==> flow/design.v <==
`timescale 1ns / 1ps
module division_float_32(clock, start, operand1, operand2, result, finish, illegal);
	input clock;  
	input start;  
	input [31:0] operand1, operand2;  
	output reg [31:0] result;  
	output reg finish;  
	output illegal;  
	reg [7:0] exponent;
	reg [23:0] significand1, significand2;
	reg [95:0] temp_operand1, temp_operand2;  
	reg [95:0] sub_result;
	reg [5:0] step;  
	always @(posedge clock) begin  
		if(start) begin
			significand1 = {1'b1, operand1[22:0]};
			significand2 = {1'b1, operand2[22:0]};
			temp_operand1 = {significand1, 24'b0};  
			temp_operand2 = {significand2, 48'b0};  
			finish = 0;
			step = 0;
		end
		if(step == 48) begin  
			sub_result = temp_operand1;  
			exponent = 127 + operand1[30:23] - operand2[30:23];
			if(sub_result[72:48] * 2 > significand2) begin
				sub_result = sub_result + 1;
			end
			if(sub_result[24]) begin
				result[22:0] = sub_result[23:1];
			end else begin
				exponent = exponent - 1;
				result[22:0] = sub_result[22:0];
			end
			if((127 + operand1[30:23]) < operand2[30:23]) begin
				exponent = 0;
			end
			result[31] = operand1[31] ^ operand2[31];
			result[30:23] = exponent;
			if(operand1 == 0) result = 0;
			finish = 1;
		end else begin  
			temp_operand1 = temp_operand1 << 1;  
			if (temp_operand1 >= temp_operand2) temp_operand1 = temp_operand1 - temp_operand2 + 1;
			step = step + 1;  
		end
	end
	assign illegal = (operand2 == 0) ? 1 : 0;  
endmodule
# From RTL to reports: division_float_32
# The steps from the RTL of division_float_32 to its reports follow in flow order.
# Lines are those of the file above, counted from 1.
# Cell names lack the library's common part.
# The mark -- stands for no value.
dict set report setup {
  top_module {division_float_32}
  clk_port {clock}
  library {sky130hd}
  pvt_corner {tt_025C_1v80}
}

# Word level
# Source: Yosys, flattened and elaborated, memories not mapped. Widths are those after wreduce. Registers that Yosys merges into a memory's read port (data or address) are not register bits. Print and check cells do not count. Equal cells are merged and count once.
dict set report op_classes {
  add_sub_neg 7
  bitwise 1
  eq_ne 1
  n_mux 12
  reduce_logical 3
  n_cmp 3
}
# cell count
set ops {}
lappend ops {{2-to-1 mux 96 bit} 4}
lappend ops {{adder 96 x 1 -> 96 bit (second input constant)} 1}
lappend ops {{subtractor 96 bit} 1}
lappend ops {{>= comparator 96 bit} 1}
lappend ops {{zero test 32 bit} 2}
lappend ops {{2-to-1 mux 25 bit} 2}
lappend ops {{> comparator 26 x 24 -> 1 bit} 1}
lappend ops {{adder 25 x 1 -> 25 bit (second input constant)} 1}
lappend ops {{2-to-1 mux 24 bit} 1}
lappend ops {{2-to-1 mux 23 bit} 1}
lappend ops {{2-to-1 mux 6 bit} 2}
lappend ops {{adder 7 x 8 -> 9 bit (first input constant)} 1}
lappend ops {{less-than comparator 9 x 8 -> 1 bit} 1}
lappend ops {{subtractor 8 x 1 -> 8 bit (second input constant)} 1}
lappend ops {{subtractor 8 bit} 1}
lappend ops {{2-to-1 mux 8 bit} 1}
lappend ops {{adder 6 x 1 -> 6 bit (second input constant)} 1}
lappend ops {{== test 6 bit (second input constant)} 1}
lappend ops {{OR reduction 2 bit} 1}
lappend ops {{bitwise XOR 1 bit} 1}
lappend ops {{2-to-1 mux 1 bit} 1}
dict set report word_totals {
  output_inout_bits 34
  regBits 255
  inputBits 66
}

# Depth
# Depth = most cells in a row (Yosys ltp): at word level without a register or memory, in the mapped netlist without a sequential cell, where the memories' decode and read muxes count.
dict set report logic_depth {
  ltp_word 5
  ABC_AREA 0
  mapped_depth 24
  ltp_nobuf 19
}

# Mapped cells and area
# Source: synth_stat.txt of the flow (Yosys; design flattened, memories mapped). It holds for the ABC_AREA given above (unset counts as 0); a run with the other value may have another netlist.
# The area totals of this step are shown rounded.
# cell_type count type_area_um2
set types {}
lappend types {dfxtp_1 222 4.44E+03}
lappend types {ha_1 217 2.72E+03}
lappend types {nand2_1 312 1.17E+03}
lappend types {a21oi_1 215 1.08E+03}
lappend types {inv_1 260 975.936}
lappend types {edfxtp_1 32 960.922}
lappend types {nor2_1 217 814.531}
lappend types {fa_1 36 720.691}
lappend types {o21ai_0 141 705.677}
lappend types {xnor2_1 74 648.122}
lappend types {nor2b_1 94 588.064}
lappend types {xor2_1 56 490.47}
lappend types {mux2i_1 39 390.374}
lappend types {a21boi_0 49 367.853}
lappend types {a21o_1 40 300.288}
lappend types {nand4_1 44 275.264}
lappend types {nand3_1 53 265.254}
lappend types {clkbuf_1 60 225.216}
# Other cell types: 84; their cells: 497.
dict set report mapped {
  ff_cells 254
  seqArea_um2 5405
  buffers 99
  mapped_area_um2 20770
  stdcells 2658
}

# Path before layout
# OpenSTA on the mapped netlist: ideal clock, no wires. The path of least setup slack (recovery checks aside). Input and output delay are each 20% of the period. Register names are those of the netlist, which keeps one name where synthesis merged equal registers.
dict set report synth_path {
  path_type {input-to-reg}
  start {input port start}
  end {register temp_operand1[89]}
  t_arrival_ps 5385
  setup_time_ps 122
  tclk_ps 5500
  stages 21
  delay_ps 4407
  path_slack_ps -7
  synth_period_reached_ps 5507
}
# "delay_ps" is the arrival time less input delay plus setup time.
# "stages" counts driving pins, that of a launching flip-flop among them; a cell with two outputs on the path counts twice.
# "synth_period_reached_ps" = period - worst setup slack (recovery checks aside). The figure is calculated, with input and output delays left at 20% of the set period.
# Between the ends stands the longest chain of elaborated cells between them, by number of cells; it is not shown to be the way that was timed. Of several equally long chains one is given.
# A line is the first line of the expression or statement that the cell stems from. Yosys adds cells for indexed reads and writes and turns some case tables into memories.
# At most two assigning lines are given for a register; there are more.
dict set report synth_between {
  path_cell_list {buf_6 buf_6 buf_4 clkbuf_1 buf_1 clkbuf_1 nand2_1 a21boi_0 ha_1 inv_1 fa_1 nand2b_1 nor3b_1 nand2_1 nor4_1 a211oi_2 o31ai_1 o221ai_2 xnor2_1 a221oi_1 nor2_1}
  elab_chain_cells 5
  cells_between 9
  cone_lines 3
}
# element line
set synth_rtl {}
lappend synth_rtl {{from (decl)} 4} ;# input start;
lappend synth_rtl {{2-to-1 mux 96 bit} 15} ;# if(start) begin
lappend synth_rtl {{subtractor 96 bit} 44} ;# if (temp_operand1 >= temp_operand2) temp_operand1 = temp_operand1 - temp_operand2 + 1;
lappend synth_rtl {{adder 96 x 1 -> 96 bit} 44}
lappend synth_rtl {{2-to-1 mux 96 bit} 44}
lappend synth_rtl {{2-to-1 mux 96 bit} 23} ;# if(step == 48) begin
lappend synth_rtl {{to (assign)} 18} ;# temp_operand1 = {significand1, 24'b0};
lappend synth_rtl {{to (assign)} 43} ;# temp_operand1 = temp_operand1 << 1;
lappend synth_rtl {{to (decl)} 11} ;# reg [95:0] temp_operand1, temp_operand2;

# Path in the finished layout
# From the final timing report of flow run A: the path of least setup slack in the routed layout; clock arrival at registers is part of the times.
# The path's times are printed in steps of 10 ps; the period is the one set.
dict set report layout_path {
  path_type {input-to-reg}
  start {input port start}
  end {register temp_operand1[68]}
  tclk_ps 7540
  t_arrival_ps 6720
  setup_time_ps 110
  stages 19
  path_slack_ps 1280
}
# Between the ends stands the longest chain of elaborated cells between them, by number of cells; it is not shown to be the way that was timed. Of several equally long chains one is given.
# At most two assigning lines are given for a register; there are more.
dict set report layout_between {
  path_cell_list {buf_6 inv_4 buf_12 nand2_1 ha_1 ha_1 inv_1 fa_1 nor2b_1 o21bai_1 a31oi_1 o311ai_1 nand3_1 a2111oi_0 nor4b_1 nor4_1 xnor2_1 a221oi_1 nor2_1}
  elab_chain_cells 5
  cells_between 9
  cone_lines 3
}
# element line
set layout_rtl {}
lappend layout_rtl {{from (decl)} 4} ;# input start;
lappend layout_rtl {{2-to-1 mux 96 bit} 15} ;# if(start) begin
lappend layout_rtl {{subtractor 96 bit} 44} ;# if (temp_operand1 >= temp_operand2) temp_operand1 = temp_operand1 - temp_operand2 + 1;
lappend layout_rtl {{adder 96 x 1 -> 96 bit} 44}
lappend layout_rtl {{2-to-1 mux 96 bit} 44}
lappend layout_rtl {{2-to-1 mux 96 bit} 23} ;# if(step == 48) begin
lappend layout_rtl {{to (assign)} 18} ;# temp_operand1 = {significand1, 24'b0};
lappend layout_rtl {{to (assign)} 43} ;# temp_operand1 = temp_operand1 << 1;
lappend layout_rtl {{to (decl)} 11} ;# reg [95:0] temp_operand1, temp_operand2;

division_float_32 through Yosys and OpenROAD on sky130hd: 3 stored runs, unordered, with their settings and measured results. The constraints put input and output delay at 20% of the set period each and load the outputs with 0.01 pF.
"achieved_clock_period_ps" is the run's clock period less its worst setup slack. It is reckoned from that one timing run; input and output delays stay at 20% of the period that was set.
"worst_path_time_ps" = time allowed to the worst setup path (clock period - input delay - output delay, where it has them) - its slack; a late launch clock adds to it, a late capture clock takes from it.
By "power_uw" is meant OpenSTA's value without simulated activity: inputs other than the clock are taken to toggle once in ten clock periods, and the tool carries that through the logic.
"worst_path_time_ps" is given in steps of 10 ps.
Measured values are rounded.

[flow] flow run A: files
==> flow/run.sh <==
#!/bin/bash
# the make line also repeats the synthesis and layout settings of config.mk as NAME=value (left out here)
make -C /OpenROAD-flow-scripts/flow DESIGN_CONFIG=/design/flow/config.mk WORK_HOME=/design/flow/orfs CLKGATE_MAP_FILE= finish
==> flow/config.mk <==
export PLATFORM = sky130hd
export DESIGN_NAME = division_float_32
export DESIGN_NICKNAME = division_float_32
export VERILOG_FILES = /design/flow/design.v
export SDC_FILE = /design/flow/constraint.sdc
export NUM_CORES = 4
export LEC_CHECK = 0
export CAP_MARGIN = 20
export CELL_PAD_IN_SITES_DETAIL_PLACEMENT = 1
export CORE_MARGIN = 10
export CORE_UTILIZATION = 22
export PLACE_DENSITY_LB_ADDON = 0.07
export SETUP_SLACK_MARGIN = 0.3
export SLEW_MARGIN = 25
==> flow/constraint.sdc <==
create_clock -name core_clock -period 7.54 [get_ports {clock}]
set_input_delay 1.5080 -clock core_clock [delete_from_list [all_inputs] [get_ports {clock}]]
set_output_delay 1.5080 -clock core_clock [all_outputs]
set_load 0.01 [all_outputs]

[flow] flow run A: metrics
[metrics] power_uw = 10110
[metrics] fin_util_pct = 26.2
[metrics] design.die.area_um2 = 107100
[metrics] fin_ws_ps = 1285
[metrics] timing.setup.tns_ps = 0
[metrics] yosys.chip_area_um2 = 20770
[metrics] final_hold_ws_ps = 429
[metrics] achieved_clock_period_ps = 6255
[metrics] worst_path_time_ps = 4750
[metrics] timing.worst_path_kind = input-to-reg
[metrics] stdcell_area_um2 = 24510

[flow] flow run B: files
==> flow/run.sh <==
#!/bin/bash
# the make line also repeats the synthesis and layout settings of config.mk as NAME=value (left out here)
make -C /OpenROAD-flow-scripts/flow DESIGN_CONFIG=/design/flow/config.mk WORK_HOME=/design/flow/orfs CLKGATE_MAP_FILE= finish
==> flow/config.mk <==
export PLATFORM = sky130hd
export DESIGN_NAME = division_float_32
export DESIGN_NICKNAME = division_float_32
export VERILOG_FILES = /design/flow/design.v
export SDC_FILE = /design/flow/constraint.sdc
export NUM_CORES = 4
export LEC_CHECK = 0
export ABC_AREA = 0
export CAP_MARGIN = 15
export CELL_PAD_IN_SITES_DETAIL_PLACEMENT = 1
export CELL_PAD_IN_SITES_GLOBAL_PLACEMENT = 2
export CORE_ASPECT_RATIO = 0.73
export CORE_MARGIN = 5
export CORE_UTILIZATION = 17
export CTS_CLUSTER_SIZE = 25
export GPL_TIMING_DRIVEN = 0
export MAX_ROUTING_LAYER = met4
export PLACE_DENSITY_LB_ADDON = 0.08
export SLEW_MARGIN = 20
export TNS_END_PERCENT = 50
==> flow/constraint.sdc <==
create_clock -name core_clock -period 6.83 [get_ports {clock}]
set_input_delay 1.3660 -clock core_clock [delete_from_list [all_inputs] [get_ports {clock}]]
set_output_delay 1.3660 -clock core_clock [all_outputs]
set_load 0.01 [all_outputs]

[flow] flow run B: metrics
[metrics] power_uw = 12160
[metrics] fin_util_pct = 21.1
[metrics] design.die.area_um2 = 129400
[metrics] fin_ws_ps = 199
[metrics] timing.setup.tns_ps = 0
[metrics] yosys.chip_area_um2 = 20770
[metrics] final_hold_ws_ps = 429
[metrics] achieved_clock_period_ps = 6631
[metrics] worst_path_time_ps = 5270
[metrics] timing.worst_path_kind = input-to-reg
[metrics] stdcell_area_um2 = 25610

[flow] flow run C: files
==> flow/run.sh <==
#!/bin/bash
# the make line also repeats the synthesis and layout settings of config.mk as NAME=value (left out here)
make -C /OpenROAD-flow-scripts/flow DESIGN_CONFIG=/design/flow/config.mk WORK_HOME=/design/flow/orfs CLKGATE_MAP_FILE= finish
==> flow/config.mk <==
export PLATFORM = sky130hd
export DESIGN_NAME = division_float_32
export DESIGN_NICKNAME = division_float_32
export VERILOG_FILES = /design/flow/design.v
export SDC_FILE = /design/flow/constraint.sdc
export NUM_CORES = 4
export LEC_CHECK = 0
export CAP_MARGIN = 25
export CELL_PAD_IN_SITES_DETAIL_PLACEMENT = 1
export CORE_ASPECT_RATIO = 0.58
export CORE_MARGIN = 2
export CORE_UTILIZATION = 40
export CTS_CLUSTER_DIAMETER = 144
export GPL_TIMING_DRIVEN = 0
export HOLD_SLACK_MARGIN = 0.28
export MAX_ROUTING_LAYER = met4
export MIN_ROUTING_LAYER = met2
export SLEW_MARGIN = 15
export TNS_END_PERCENT = 55
==> flow/constraint.sdc <==
create_clock -name core_clock -period 5.5 [get_ports {clock}]
set_input_delay 1.1000 -clock core_clock [delete_from_list [all_inputs] [get_ports {clock}]]
set_output_delay 1.1000 -clock core_clock [all_outputs]
set_load 0.01 [all_outputs]

[flow] flow run C: not finished: routing ended with error GRT-0116
